==> flow/design.v <==
module incrementerby4(clk, en, rst, ld, ld_data, out);
    input clk, en, rst, ld;
    output reg [7:0] out;
    input [7:0] ld_data;
    always @(posedge clk) begin
        if (rst) begin
            out <= ld_data;
        end
        else if (ld) begin
            out <= ld_data;
        end 
        else if (en) begin
            out <= out + 4;
        end
    end
endmodule
module adder (a, b, out);
    input [7:0] a, b;
    output [7:0] out;
    assign out = a + b;    
endmodule
module adder12 (a, b, out);
    input [11:0] a, b;
    output [11:0] out;
    assign out = a + b;    
endmodule
module buffer_4 (clk, wr_en, wr_adr, wr_data, rd_adr, rd_data);
    parameter SIZE = 16;
    input clk, wr_en;
    input [7:0] wr_adr, rd_adr;
    input [31:0] wr_data;
    output [7:0] rd_data;
    reg [7:0] mem [0:SIZE-1];
    assign rd_data = mem[rd_adr];
    always @(posedge clk) begin
        if (wr_en) begin
            mem[wr_adr] <= wr_data[31 : 24];
            mem[wr_adr + 1] <= wr_data[23 : 16];
            mem[wr_adr + 2] <= wr_data[15 : 8];
            mem[wr_adr + 3] <= wr_data[7 : 0];
        end
    end
endmodule
module buffer_8 (clk, wr_en, wr_adr, wr_data, rd_adr, rd_data);
    parameter SIZE = 64;
    input clk, wr_en;
    input [7:0] wr_adr, rd_adr;
    input [31:0] wr_data;
    output [31:0] rd_data;
    reg [7:0] mem [0:SIZE-1];
    assign rd_data = {mem[rd_adr], mem[rd_adr + 1], mem[rd_adr + 2], mem[rd_adr + 3]};
    always @(posedge clk) begin
        if (wr_en) begin
            mem[wr_adr] <= wr_data[31 : 24];
            mem[wr_adr + 1] <= wr_data[23 : 16];
            mem[wr_adr + 2] <= wr_data[15 : 8];
            mem[wr_adr + 3] <= wr_data[7 : 0];
        end
    end
endmodule
module counter #(parameter MAX_COUNT = 16)(clk, rst, en, carry, count);
    input clk, rst, en;
    output reg carry;
    output reg [7:0] count;
    always @(posedge clk) begin
        if (rst) begin
            count <= 0;
        end
        else if (en) begin
            if (count == MAX_COUNT - 1) begin
                count <= 0;
            end
            else begin
                count <= count + 1;
            end
        end
    end
    assign carry = (count == MAX_COUNT - 1);
endmodule
module decoder (a, out);
    parameter N = 4;
    input [7:0] a;
    output reg [N-1:0] out;
    reg [N-1:0] i;
    always @(*) begin
        for (i = 0; i < N; i = i + 1) begin
            if (i == a) begin
                out[i] = 1;
            end
            else begin
                out[i] = 0;
            end
        end
    end
endmodule
module multiplier (a, b, out);
    input [7:0] a, b;
    wire [15:0] result;
    assign result = a * b;
    output [7:0] out;
    assign out = {result[15:8]};
endmodule
module mux2_1 (a, b, sel, out);
    input [7:0] a, b;
    input sel;
    output [7:0] out;
    assign out = sel ? a : b;
endmodule
module register1word(clk, en, rst, write_data, out);
    input clk, en, rst;
    input [11:0] write_data;
    output reg [11:0] out;
    always @(posedge clk) begin
        if (rst) begin
            out <= 0;
        end else if (en) begin
            out <= write_data;
        end
    end
endmodule
module register4word(clk, en, rst, addr, write_data, out);
    input clk, en, rst;
    input [7:0] addr;
    input [7:0] write_data;
    reg [7:0] data [0:3];
    output [31:0] out;
    always @(posedge clk) begin
        if (rst) begin
            data[0] <= 0;
            data[1] <= 0;
            data[2] <= 0;
            data[3] <= 0;
        end 
        else if (en) begin
            data[addr] <= write_data;
        end
    end
    assign out = {data[0], data[1], data[2], data[3]};
endmodule
module mac (clk, rst, rst_acc, acc_en, img_pixel, filter_value, out);
    input clk, rst, rst_acc, acc_en;
    input [7:0] img_pixel, filter_value;
    output [7:0] out;
    wire [11:0] acc_out, acc_in;
    wire [7:0] mult_res;
    multiplier mult(img_pixel, filter_value, mult_res);
    adder12 addr4({4'b0000, mult_res}, acc_out, acc_in);
    register1word acc(clk, acc_en, rst | rst_acc, acc_in, acc_out);
    assign out = acc_out[11:4];
endmodule
module PE (clk, rst, rst_acc, rst_res_reg, res_buffer_en, acc_en,
           img_pixel, filter_value, res_index, out);
    input clk, rst, rst_acc, rst_res_reg, acc_en, res_buffer_en;
    input [7:0] img_pixel, filter_value, res_index;
    output [31:0] out;
    wire [7:0] mac_out;
    mac mac1 (clk, rst, rst_acc, acc_en, img_pixel, filter_value, mac_out);
    register4word res_buffer(clk, res_buffer_en, rst | rst_res_reg, res_index, mac_out, out);
endmodule
module controller(clk, reset, start, co_cntr16_img, co_cntr4_filter, co_cntr_filters,
                 co_cntr43, co_row_cntr, co_col_cntr, co_cntr16, co_cntr_reg4, co_cntr13, cntr43_res,
                 rst, rst_acc, rst_res_reg, mem_en, cntr16_img_en, cntr_filters_en, cntr4_filter_en, wr_file, adr_sel, mem_offset_sel, filter_wr_en,
                 img_wr_en, row_cntr_en, col_cntr_en, cntr43_en, cntr16_en, img_slice_en, acc_en, cntr_reg4_en, res_buffer_en,
                 cntr13_en, inc_en, inc_ld, done);
    input clk, reset, start;
    output reg rst, mem_en, cntr16_img_en, cntr_filters_en, cntr4_filter_en, adr_sel, filter_wr_en, wr_file;
    output reg img_wr_en, row_cntr_en, col_cntr_en, cntr43_en, cntr16_en, img_slice_en, acc_en, cntr_reg4_en, res_buffer_en;
    output reg cntr13_en, inc_en, inc_ld, done, rst_acc, rst_res_reg;
    output reg[1:0] mem_offset_sel;
    input co_cntr16_img, co_cntr4_filter, co_cntr_filters, co_cntr43, co_row_cntr, co_col_cntr, co_cntr16, co_cntr_reg4, co_cntr13;
    input [7:0] cntr43_res;
    reg[3:0] ns;
    reg[3:0] ps;
    always @(*) begin
        case(ps)
            4'b0000:   ns <= ~start ? 4'b0000 : 4'b0001;
            4'b0001:   ns <= start ? 4'b0001 : 4'b0010;
            4'b0010:   ns <= ~co_cntr4_filter ? 4'b0010 : 4'b1011;
            4'b1011:   ns <= ~co_cntr_filters ? 4'b0010 : 4'b0011;
            4'b0011:   ns <= ~co_cntr16_img ? 4'b0011 : 4'b0100;
            4'b0100:   ns <= ~co_row_cntr ? 4'b0100 : 4'b0101;
            4'b0101:   ns <= ~co_cntr16 ? 4'b0101 : 4'b0110;
            4'b0110 :  ns <= (cntr43_res == 42 || co_cntr_reg4) ? 4'b0111 : 4'b1010;
            4'b0111 : ns <= co_cntr43 ? 4'b1001 : 4'b1010;
            4'b1010 : ns <= ~co_cntr13 ? 4'b0100 : 4'b1000;
            4'b1000 : ns <= 4'b0011; 
            4'b1001: ns <= 4'b0000;
            default: ns <= 4'b0000;
        endcase
    end
    always @(*) begin
        {rst, mem_en, cntr16_img_en, cntr_filters_en, cntr4_filter_en, adr_sel, filter_wr_en,
        img_wr_en, row_cntr_en, col_cntr_en, cntr43_en, cntr16_en, img_slice_en, acc_en,
        cntr_reg4_en, res_buffer_en, cntr13_en, inc_en, inc_ld, done, mem_offset_sel, wr_file, rst_acc, rst_res_reg} = 0;
        case(ps)
            4'b0001:begin  rst = 1; inc_ld = 1;   end
            4'b0010: begin cntr4_filter_en = 1; adr_sel = 1; filter_wr_en = 1; mem_offset_sel = 0; end
            4'b0011 : begin  cntr16_img_en = 1; img_wr_en = 1; mem_offset_sel = 1;  end
            4'b1011: begin cntr_filters_en = 1; end
            4'b0100: begin row_cntr_en = 1; img_slice_en = 1; end
            4'b0101: begin acc_en = 1; cntr16_en = 1; end
            4'b0110: begin cntr_reg4_en = 1; res_buffer_en = 1; rst_acc = 1;end
            4'b0111: begin mem_en = 1; cntr43_en = 1; mem_offset_sel = 2; rst_res_reg = 1; end
            4'b1010: begin col_cntr_en = 1; cntr13_en = 1; end
            4'b1000: begin inc_en = 1; end
            4'b1001: begin done = 1; wr_file = 1; end
        endcase
    end
    always @(posedge clk) begin
         if (reset)
             ps <= 4'b0000;
         else
             ps <= ns;
     end
endmodule
module datapath(clk, rst, x, y, z, rst_acc, rst_res_reg, mem_en, cntr16_img_en, cntr_filters_en,
          cntr4_filter_en, filter_wr_en, img_wr_en, cntr43_en, row_cntr_en,
          col_cntr_en, cntr16_en, img_slice_en, acc_en, cntr_reg4_en, res_buffer_en, cntr13_en,
          inc_en, inc_ld, wr_file, adr_sel, mem_offset_sel, co_cntr16_img,
          co_cntr4_filter, co_cntr_filters, co_cntr43, co_row_cntr, co_col_cntr, co_cntr16, co_cntr_reg4, co_cntr13, cntr43_res,
          mem_rd_adr, mem_rd_data, out_we, out_adr, out_data);
    parameter NUM_FILTERS = 4;
    input clk, rst, mem_en, cntr16_img_en, cntr_filters_en, cntr4_filter_en, adr_sel, filter_wr_en, wr_file;
    input img_wr_en, row_cntr_en, col_cntr_en, cntr43_en, cntr16_en, img_slice_en, acc_en, cntr_reg4_en, res_buffer_en;
    input cntr13_en, inc_en, inc_ld, rst_acc, rst_res_reg;
    input [1:0] mem_offset_sel;
    input [7:0] x,y,z;
    output co_cntr16_img, co_cntr4_filter, co_cntr_filters, co_cntr43, co_row_cntr, co_col_cntr, co_cntr16, co_cntr_reg4, co_cntr13;
    output [7:0] cntr43_res;
    output [7:0] mem_rd_adr;
    input [31:0] mem_rd_data;
    output out_we;
    output [7:0] out_adr;
    output [32*NUM_FILTERS-1:0] out_data;
    wire[NUM_FILTERS - 1: 0] filters_wr_en;
    wire [7:0] mem_wr_adr, mem_offset_out, cntr4_filter_res, cntr16_img_res, mem_cntr_res;
    wire [7:0] img_rd_adr, row_cntr_res, col_cntr_res, cntr16_res, img_slice_rd_data;
    wire [7:0] mult_res, cntr_reg4_res, cntr13_res, x_offset;
    wire [31:0] img_rd_data;
    wire [7:0] filters_rd_data[0:NUM_FILTERS-1], filter_adr, cntr_filters_res, mem_filter_adr;
    assign out_we = mem_en;
    assign out_adr = mem_wr_adr;
    assign mem_offset_out = (mem_offset_sel == 0) ? y :
                            (mem_offset_sel == 1) ? x_offset :
                            (mem_offset_sel == 2) ? z : 0;
    counter #(NUM_FILTERS) cntr_filters(clk, rst, cntr_filters_en, co_cntr_filters, cntr_filters_res);
    decoder #(NUM_FILTERS) dcdr(cntr_filters_res, filters_wr_en);
    counter #(4) cntr4_filter (clk, rst, cntr4_filter_en, co_cntr4_filter, cntr4_filter_res);
    counter #(16) cntr16_img (clk, rst, cntr16_img_en, co_cntr16_img, cntr16_img_res);
    mux2_1 mux(mem_filter_adr, cntr16_img_res, adr_sel, mem_cntr_res);
    adder addr1(mem_offset_out, mem_cntr_res, mem_rd_adr);
    adder addr5(cntr4_filter_res, cntr_filters_res << 2, mem_filter_adr);
    genvar i;
    generate
        for (i = 0; i < NUM_FILTERS; i = i + 1) begin : gen_filters
            buffer_4 filter_buffer(clk, filters_wr_en[i] & filter_wr_en, cntr4_filter_res << 2, mem_rd_data, cntr16_res, filters_rd_data[i]);
            PE pe(clk, rst, rst_acc, rst_res_reg, res_buffer_en, acc_en,
                  img_slice_rd_data, filters_rd_data[i], cntr_reg4_res, out_data[32*i +: 32]);
        end
    endgenerate
    buffer_8 img_buffer(clk, img_wr_en, cntr16_img_res << 2, mem_rd_data, img_rd_adr, img_rd_data);
    counter #(43) cntr43 (clk, rst, cntr43_en, co_cntr43, cntr43_res);
    adder addr2(cntr43_res, mem_offset_out, mem_wr_adr);
    counter #(4) row_cntr (clk, rst, row_cntr_en, co_row_cntr, row_cntr_res);
    counter #(13) col_cntr (clk, rst, col_cntr_en, co_col_cntr, col_cntr_res);
    adder addr3(row_cntr_res << 4, col_cntr_res, img_rd_adr);
    counter #(16) cntr16 (clk, rst, cntr16_en, co_cntr16, cntr16_res);
    buffer_4 img_slice(clk, img_slice_en, row_cntr_res << 2, img_rd_data, cntr16_res, img_slice_rd_data);
    counter #(4) cntr_reg4 (clk, rst, cntr_reg4_en, co_cntr_reg4, cntr_reg4_res);
    counter #(13) cntr13 (clk, rst, cntr13_en, co_cntr13, cntr13_res);
    incrementerby4 inc(clk, inc_en, rst, inc_ld, x, x_offset);
endmodule
module convolution(clk, reset, start, x, y, z, done, mem_rd_adr, mem_rd_data, out_we, out_adr, out_data);
    parameter NUM_FILTERS = 4;
    input clk, reset, start;
    output [7:0] mem_rd_adr;
    input [31:0] mem_rd_data;
    output out_we;
    output [7:0] out_adr;
    output [32*NUM_FILTERS-1:0] out_data;
    input [7:0] x, y, z;
    output done;
    wire rst, rst_acc, mem_en, cntr16_img_en, cntr_filters_en, cntr4_filter_en, adr_sel, filter_wr_en, rst_res_reg;
    wire img_wr_en, row_cntr_en, col_cntr_en, cntr43_en, cntr16_en, img_slice_en, acc_en, cntr_reg4_en, res_buffer_en;
    wire cntr13_en, inc_en, inc_ld, wr_file;
    wire [1:0] mem_offset_sel;
    wire co_cntr16_img, co_cntr4_filter, co_cntr_filters, co_cntr43, co_row_cntr, co_col_cntr, co_cntr16, co_cntr_reg4, co_cntr13;
    wire [7:0] cntr43_res;
    datapath #(NUM_FILTERS) dp(clk, rst, x, y, z, rst_acc, rst_res_reg, mem_en, cntr16_img_en, cntr_filters_en, cntr4_filter_en, filter_wr_en, img_wr_en, cntr43_en, row_cntr_en,
          col_cntr_en, cntr16_en, img_slice_en, acc_en, cntr_reg4_en, res_buffer_en, cntr13_en,
          inc_en, inc_ld, wr_file, adr_sel, mem_offset_sel, co_cntr16_img,
          co_cntr4_filter, co_cntr_filters, co_cntr43, co_row_cntr, co_col_cntr, co_cntr16, co_cntr_reg4, co_cntr13, cntr43_res,
          mem_rd_adr, mem_rd_data, out_we, out_adr, out_data);
    controller cu(clk, reset, start, co_cntr16_img, co_cntr4_filter, co_cntr_filters, co_cntr43, co_row_cntr, co_col_cntr,
                 co_cntr16, co_cntr_reg4, co_cntr13, cntr43_res,
                 rst, rst_acc, rst_res_reg, mem_en, cntr16_img_en, cntr_filters_en, cntr4_filter_en, wr_file, adr_sel, mem_offset_sel, filter_wr_en,
                 img_wr_en, row_cntr_en, col_cntr_en, cntr43_en, cntr16_en, img_slice_en, acc_en, cntr_reg4_en, res_buffer_en,
                 cntr13_en, inc_en, inc_ld, done);
endmodule
# Reports on convolution
# Each step is given for the RTL above and for the edited RTL.
# "orig" refers to lines of the RTL above, "edited" to lines of the edited file.
# "diff": "edited" minus "orig" as printed here. "rel_change_pct": 100 x difference / "orig".
# Cell names lack the library's common part.
# A cell with n/a has no value.
dict set report inputs {
  top_module {convolution}
  clock_port {clk}
  lib {sky130hd}
  pvt_corner {tt_025C_1v80}
}

# Edit of the RTL
# The edit as a unified diff against the file above.
# This change comes from a script, not from a designer. The edited design behaves differently; no optimisation was intended.
# begin of diff
@@ -241,7 +241,5 @@
     assign out_we = mem_en;
     assign out_adr = mem_wr_adr;
-    assign mem_offset_out = (mem_offset_sel == 0) ? y :
-                            (mem_offset_sel == 1) ? x_offset :
-                            (mem_offset_sel == 2) ? z : 0;
+    assign mem_offset_out = y;
     counter #(NUM_FILTERS) cntr_filters(clk, rst, cntr_filters_en, co_cntr_filters, cntr_filters_res);
     decoder #(NUM_FILTERS) dcdr(cntr_filters_res, filters_wr_en);
# end of diff

# Word-level counts
# Counts by Yosys on the flattened word-level netlist (proc, flatten, opt, wreduce; memories kept). Print and check cells are left out.
# Yosys's memory passes give these memory sizes; they may raise the number of words (mostly to a power of two), join words into wider ones and drop unused or constant bits.
# item orig edited diff rel_change_pct
set op_classes {}
lappend op_classes {n_addsub 30 29 -1 -3.33}
lappend op_classes {multipliers 4 4 0 0.00}
lappend op_classes {eq_ne 24 22 -2 -8.33}
lappend op_classes {muxes 121 115 -6 -4.96}
lappend op_classes {logic 6 6 0 0.00}
lappend op_classes {reduce_logical 9 7 -2 -22.22}
# cell orig edited diff rel_change_pct
set op_table {}
lappend op_table {{8-bit 2-to-1 mux} 52 46 -6 -11.54}
lappend op_table {{8-bit by 3-bit adder with 8-bit output with constant B} 1 0 -1 -100.00}
lappend op_table {{2-bit by 1-bit == test with 1-bit output with constant B} 1 0 -1 -100.00}
lappend op_table {{2-bit == test with constant B} 1 0 -1 -100.00}
lappend op_table {{2-bit zero test} 1 0 -1 -100.00}
lappend op_table {{3-bit nonzero test} 1 0 -1 -100.00}
# Unchanged operator kinds not shown: 30.
# item orig edited diff rel_change_pct
set word_totals {}
lappend word_totals {ff_bits 132 124 -8 -6.06}
lappend word_totals {mem_bits_rw 1280 1280 0 0.00}
lappend word_totals {mem_bits_ro 400 400 0 0.00}
lappend word_totals {memories 11 11 0 0.00}
lappend word_totals {output_inout_bits 146 146 0 0.00}
lappend word_totals {elab_cells 220 208 -12 -5.45}

# Logic depth
# Longest topological path by Yosys (ltp), each cell counted once; first at word level (registers and memories cut), then after technology mapping (sequential cells cut; the memories' decode and read muxes count).
# item orig edited diff rel_change_pct
set depth {}
lappend depth {ltp_word 5 5 0 0.00}
lappend depth {abc_area 0 0 n/a n/a}
lappend depth {mapped_depth 39 39 0 0.00}
lappend depth {mapped_depth_nobuf 32 31 -1 -3.12}

# Netlist
# Source: synth_stat.txt of the flow (Yosys; design flattened, memories mapped). It holds for the ABC_AREA given above (unset counts as 0); a run with the other value may have another netlist.
# type orig edited diff rel_change_pct
set types {}
lappend types {nand2_1 203 110 -93 -45.81}
lappend types {clkbuf_1 185 158 -27 -14.59}
lappend types {nand3_1 59 32 -27 -45.76}
lappend types {mux2_2 20 43 23 115.00}
lappend types {nand2b_1 12 33 21 175.00}
lappend types {nor2_1 386 368 -18 -4.66}
lappend types {buf_2 15 31 16 106.67}
lappend types {xnor2_1 90 75 -15 -16.67}
lappend types {or2_2 50 35 -15 -30.00}
lappend types {o21ai_0 58 48 -10 -17.24}
lappend types {edfxtp_1 1288 1280 -8 -0.62}
lappend types {nor3_1 26 34 8 30.77}
lappend types {and3_1 63 57 -6 -9.52}
lappend types {and4_1 4 9 5 125.00}
lappend types {a22oi_1 4 0 -4 -100.00}
lappend types {a22o_1 0 4 4 n/a}
lappend types {ha_1 213 210 -3 -1.41}
lappend types {mux2i_1 81 84 3 3.70}
# Unchanged cell types not shown: 22.
# Not every row of either side is listed.
# item orig edited diff rel_change_pct
set mapped {}
lappend mapped {mapped_cells 4638 4497 -141 -3.04}
lappend mapped {area_um2 76140.5 75537.4 -603.1 -0.79}
lappend mapped {sequential_area_um2 41459.8 41199.5 -260.3 -0.63}
lappend mapped {ffs 1427 1418 -9 -0.63}
# By module: a second synthesis without flattening, with its own total; a netlist apart from the flattened one above.
# item orig edited diff rel_change_pct
set unflattened {}
lappend unflattened {cells_unflattened 11758 11960 202 1.72}
lappend unflattened {hier_area_um2 118486.1 118932.8 446.7 0.38}
# Each row is one instance without its submodules.
# module n_inst cells area_um2 mod_seq_area_um2
set by_module_orig {}
lappend by_module_orig {buffer_8 1 4854 48886.9 15374.7}
lappend by_module_orig {buffer_4 5 911 9241.4 3843.7}
lappend by_module_orig {multiplier 4 237 2023.2 0.0}
lappend by_module_orig {register4word 4 74 1260.0 960.9}
lappend by_module_orig {adder12 4 59 503.0 0.0}
lappend by_module_orig {register1word 4 38 420.4 240.2}
lappend by_module_orig {{counter #(MAX_COUNT=4)} 4 41 374.1 160.2}
lappend by_module_orig {adder 4 42 331.6 0.0}
lappend by_module_orig {controller 1 90 935.9 300.3}
lappend by_module_orig {{counter #(MAX_COUNT=13)} 2 41 385.4 160.2}
lappend by_module_orig {{counter #(MAX_COUNT=16)} 2 42 385.4 160.2}
lappend by_module_orig {incrementerby4 1 33 394.1 240.2}
lappend by_module_orig {{counter #(MAX_COUNT=43)} 1 41 384.1 160.2}
lappend by_module_orig {{datapath #(NUM_FILTERS=4)} 1 26 234.0 0.0}
# orig: Modules not listed: 5.
# module n_inst cells area_um2 mod_seq_area_um2
set by_module_edited {}
lappend by_module_edited {buffer_8 1 4854 48886.9 15374.7}
lappend by_module_edited {buffer_4 5 962 9449.1 3843.7}
lappend by_module_edited {multiplier 4 237 2023.2 0.0}
lappend by_module_edited {register4word 4 74 1260.0 960.9}
lappend by_module_edited {adder12 4 59 503.0 0.0}
lappend by_module_edited {register1word 4 38 420.4 240.2}
lappend by_module_edited {{counter #(MAX_COUNT=4)} 4 41 374.1 160.2}
lappend by_module_edited {adder 4 42 331.6 0.0}
lappend by_module_edited {controller 1 90 935.9 300.3}
lappend by_module_edited {{counter #(MAX_COUNT=13)} 2 41 385.4 160.2}
lappend by_module_edited {{counter #(MAX_COUNT=16)} 2 42 385.4 160.2}
lappend by_module_edited {{counter #(MAX_COUNT=43)} 1 41 384.1 160.2}
lappend by_module_edited {mux2_1 1 9 131.4 0.0}
lappend by_module_edited {{decoder #(N=4)} 1 8 57.6 0.0}
# edited: Modules not listed: 4.

# Worst setup path after synthesis
# Source: OpenSTA report_checks on the synthesized netlist (no wires, ideal clock, input and output delay 20% of the period each), path of least setup slack; recovery checks are left aside. Register names are those of the netlist, which keeps one name where synthesis merged equal registers.
# item orig edited diff rel_change_pct
set synth_timing {}
lappend synth_timing {path_kind {register to register} {register to register} n/a n/a}
lappend synth_timing {start {register (no name shown)} {register (no name shown)} n/a n/a}
lappend synth_timing {end {register dp.gen_filters[3].pe.mac1.acc.out[8]} {register dp.gen_filters[1].pe.mac1.acc.out[8]} n/a n/a}
lappend synth_timing {tclk_ns 9.0 9.0 0.0 0.00}
lappend synth_timing {setup_ns 0.128 0.128 0.000 n/a}
lappend synth_timing {arrival_ns 7.983 7.601 -0.382 -4.79}
lappend synth_timing {slack_ns 0.889 1.271 0.382 n/a}
lappend synth_timing {delay_ns 8.111 7.729 -0.382 -4.71}
lappend synth_timing {path_stages 38 38 0 0.00}
lappend synth_timing {period_less_setup_slack_ns 8.111 7.729 -0.382 -4.71}
# "delay_ns" is the arrival time less input delay plus setup time.
# "path_stages" counts driving pins, that of a launching flip-flop among them; a cell with two outputs on the path counts twice.
# "period_less_setup_slack_ns" is the clock period less the worst setup slack; recovery checks do not enter. This is arithmetic on one report: input and output delays are still those of the set period (20% each).
dict set report synth_via_orig {
  path_cell_list {dfxtp_1 -> buf_6 -> buf_6 -> buf_6 -> buf_6 -> buf_2 -> buf_2 -> mux4_2 -> nand2_1 -> nand2_1 -> o21ai_1 -> clkbuf_1 -> nor2_1 -> fa_1 -> inv_1 -> fa_1 -> fa_1 -> fa_1 -> [... 2 more ...] -> nand3_1 -> or4_1 -> a2111o_1 -> nand2_1 -> a21oi_1 -> xnor2_1 -> ha_1 -> inv_1 -> fa_1 -> nor2b_1 -> o21ai_0 -> a21boi_0 -> o21ai_0 -> a21boi_0 -> o21ai_0 -> a21oi_1 -> xnor2_1 -> nor2_1}
}
# item line
set synth_lines_orig {}
lappend synth_lines_orig {{end, assigned} 115} ;# out <= 0;
lappend synth_lines_orig {{end, assigned} 117} ;# out <= write_data;
lappend synth_lines_orig {{end, declared} 112} ;# output reg [11:0] out;
# orig: Chain of elaborated cells between the ends: none given.
dict set report synth_via_edited {
  path_cell_list {dfxtp_1 -> buf_6 -> buf_6 -> buf_6 -> buf_6 -> buf_4 -> buf_2 -> buf_2 -> mux4_2 -> mux2i_1 -> nand2_1 -> o21ai_1 -> buf_2 -> nor2_1 -> fa_1 -> inv_1 -> fa_1 -> fa_1 -> [... 2 more ...] -> ha_1 -> or3_1 -> a21o_1 -> and3_1 -> o21a_1 -> nor2_1 -> ha_1 -> inv_1 -> fa_1 -> nor2b_1 -> o21ai_0 -> a21oi_1 -> o21ai_0 -> a21boi_0 -> o21ai_0 -> a21oi_1 -> xnor2_1 -> nor2_1}
}
# item line
set synth_lines_edited {}
lappend synth_lines_edited {{end, assigned} 115} ;# out <= 0;
lappend synth_lines_edited {{end, assigned} 117} ;# out <= write_data;
lappend synth_lines_edited {{end, declared} 112} ;# output reg [11:0] out;
# edited: Chain of elaborated cells between the ends: none given.

# Timing after layout
# From the final timing report of the runs of set A: the path of least setup slack in the routed layout; clock arrival at registers is part of the times.
# item orig edited diff rel_change_pct
set layout_timing {}
lappend layout_timing {path_kind {register to register} {register to register} n/a n/a}
lappend layout_timing {start {register (no name shown)} {register (no name shown)} n/a n/a}
lappend layout_timing {end {register dp.gen_filters[3].pe.mac1.acc.out[10]} {register dp.gen_filters[2].pe.mac1.acc.out[10]} n/a n/a}
lappend layout_timing {tclk_ns 9.0 9.0 0.0 0.00}
lappend layout_timing {setup_ns 0.15 0.15 0.00 n/a}
lappend layout_timing {arrival_ns 8.75 8.60 -0.15 -1.71}
lappend layout_timing {slack_ns 0.90 1.03 0.13 n/a}
lappend layout_timing {path_stages 33 29 -4 -12.12}
dict set report layout_via_orig {
  path_cell_list {dfxtp_4 -> buf_4 -> mux4_2 -> nand2_1 -> nand2_1 -> o21ai_2 -> buf_4 -> nor2_1 -> fa_1 -> ha_1 -> inv_1 -> fa_1 -> fa_1 -> inv_1 -> ha_1 -> nand3_1 -> or4_1 -> a2111o_1 -> nand2_1 -> a21oi_1 -> xnor2_1 -> ha_1 -> inv_1 -> fa_1 -> nor2b_1 -> o21ai_0 -> a21boi_0 -> o21ai_0 -> a21boi_0 -> o21ai_0 -> a21oi_1 -> xnor2_1 -> nor2_1}
}
# item line
set layout_lines_orig {}
lappend layout_lines_orig {{end, assigned} 115} ;# out <= 0;
lappend layout_lines_orig {{end, assigned} 117} ;# out <= write_data;
lappend layout_lines_orig {{end, declared} 112} ;# output reg [11:0] out;
# orig: Chain of elaborated cells between the ends: none given.
dict set report layout_via_edited {
  path_cell_list {dfxtp_4 -> buf_12 -> mux4_2 -> mux2_2 -> o21ai_1 -> nor2_1 -> ha_1 -> fa_1 -> ha_1 -> fa_1 -> ha_1 -> and3_1 -> or4b_1 -> a2111o_1 -> nor2b_1 -> o21ai_0 -> xor2_1 -> ha_1 -> inv_1 -> fa_1 -> nor2b_1 -> o21ai_0 -> a21boi_0 -> o21ai_0 -> a21boi_0 -> o21ai_0 -> a21oi_1 -> xnor2_1 -> nor2_1}
}
# item line
set layout_lines_edited {}
lappend layout_lines_edited {{end, assigned} 115} ;# out <= 0;
lappend layout_lines_edited {{end, assigned} 117} ;# out <= write_data;
lappend layout_lines_edited {{end, declared} 112} ;# output reg [11:0] out;
# edited: Chain of elaborated cells between the ends: none given.

# Layout results
# Runs of the flow (Yosys, OpenROAD) on both versions; the two runs of a pair have the same settings. The constraints put input and output delay at 20% of the set period each and load the outputs with 0.01 pF.
dict set report flow_settings_set_A {
  period_ns 9.0
  CAP_MARGIN 20
  CORE_MARGIN 2
  CORE_UTILIZATION 40
  SLEW_MARGIN 20
}
# item orig edited diff rel_change_pct
set measured_set_A {}
lappend measured_set_A {yosys.chip_area_um2 76140.5 75537.4 -603.1 -0.79}
lappend measured_set_A {design_die_area_um2 193855.0 192335.0 -1520.0 -0.78}
lappend measured_set_A {stdcell_area_um2 86965.9 86340.3 -625.6 -0.72}
lappend measured_set_A {util_frac 0.459 0.46 0.001 n/a}
lappend measured_set_A {worst_setup_slack_ns 0.903 1.033 0.130 n/a}
lappend measured_set_A {tns_ns 0.000 0.000 0.000 n/a}
lappend measured_set_A {hold_worst_slack_ns 0.494 0.488 -0.006 n/a}
lappend measured_set_A {power.total_uw 14167 14107 -60 -0.42}
lappend measured_set_A {timing.achieved_period_ns 8.097 7.967 -0.130 -1.61}
dict set report flow_settings_set_B {
  CAP_MARGIN 40
  CELL_PAD_IN_SITES_DETAIL_PLACEMENT 0
  CELL_PAD_IN_SITES_GLOBAL_PLACEMENT 3
  CORE_ASPECT_RATIO 0.66
  CORE_UTILIZATION 44
  CTS_CLUSTER_DIAMETER 87
  GPL_ROUTABILITY_DRIVEN 1
  MIN_ROUTING_LAYER {met2}
  PLACE_DENSITY_LB_ADDON 0.18
  SETUP_SLACK_MARGIN 1.61
  period_ns 11.6
  CORE_MARGIN 2
  SLEW_MARGIN 20
}
# item orig edited diff rel_change_pct
set measured_set_B {}
lappend measured_set_B {yosys.chip_area_um2 76140.5 75537.4 -603.1 -0.79}
lappend measured_set_B {design_die_area_um2 176462.0 175079.0 -1383.0 -0.78}
lappend measured_set_B {stdcell_area_um2 86984.7 86105.1 -879.6 -1.01}
lappend measured_set_B {util_frac 0.508 0.505 -0.003 n/a}
lappend measured_set_B {worst_setup_slack_ns 3.070 2.724 -0.346 n/a}
lappend measured_set_B {tns_ns 0.000 0.000 0.000 n/a}
lappend measured_set_B {hold_worst_slack_ns 0.487 0.487 0.000 n/a}
lappend measured_set_B {power.total_uw 10899 10795 -104 -0.95}
lappend measured_set_B {timing.achieved_period_ns 8.530 8.876 0.346 4.06}
# By "timing.achieved_period_ns" is meant the clock period of the run minus its worst setup slack. This is arithmetic on one report: input and output delays are still those of the set period (20% each).
# "power.total_uw" rests on the timing tool's default activity at the inputs, not on a simulated workload.
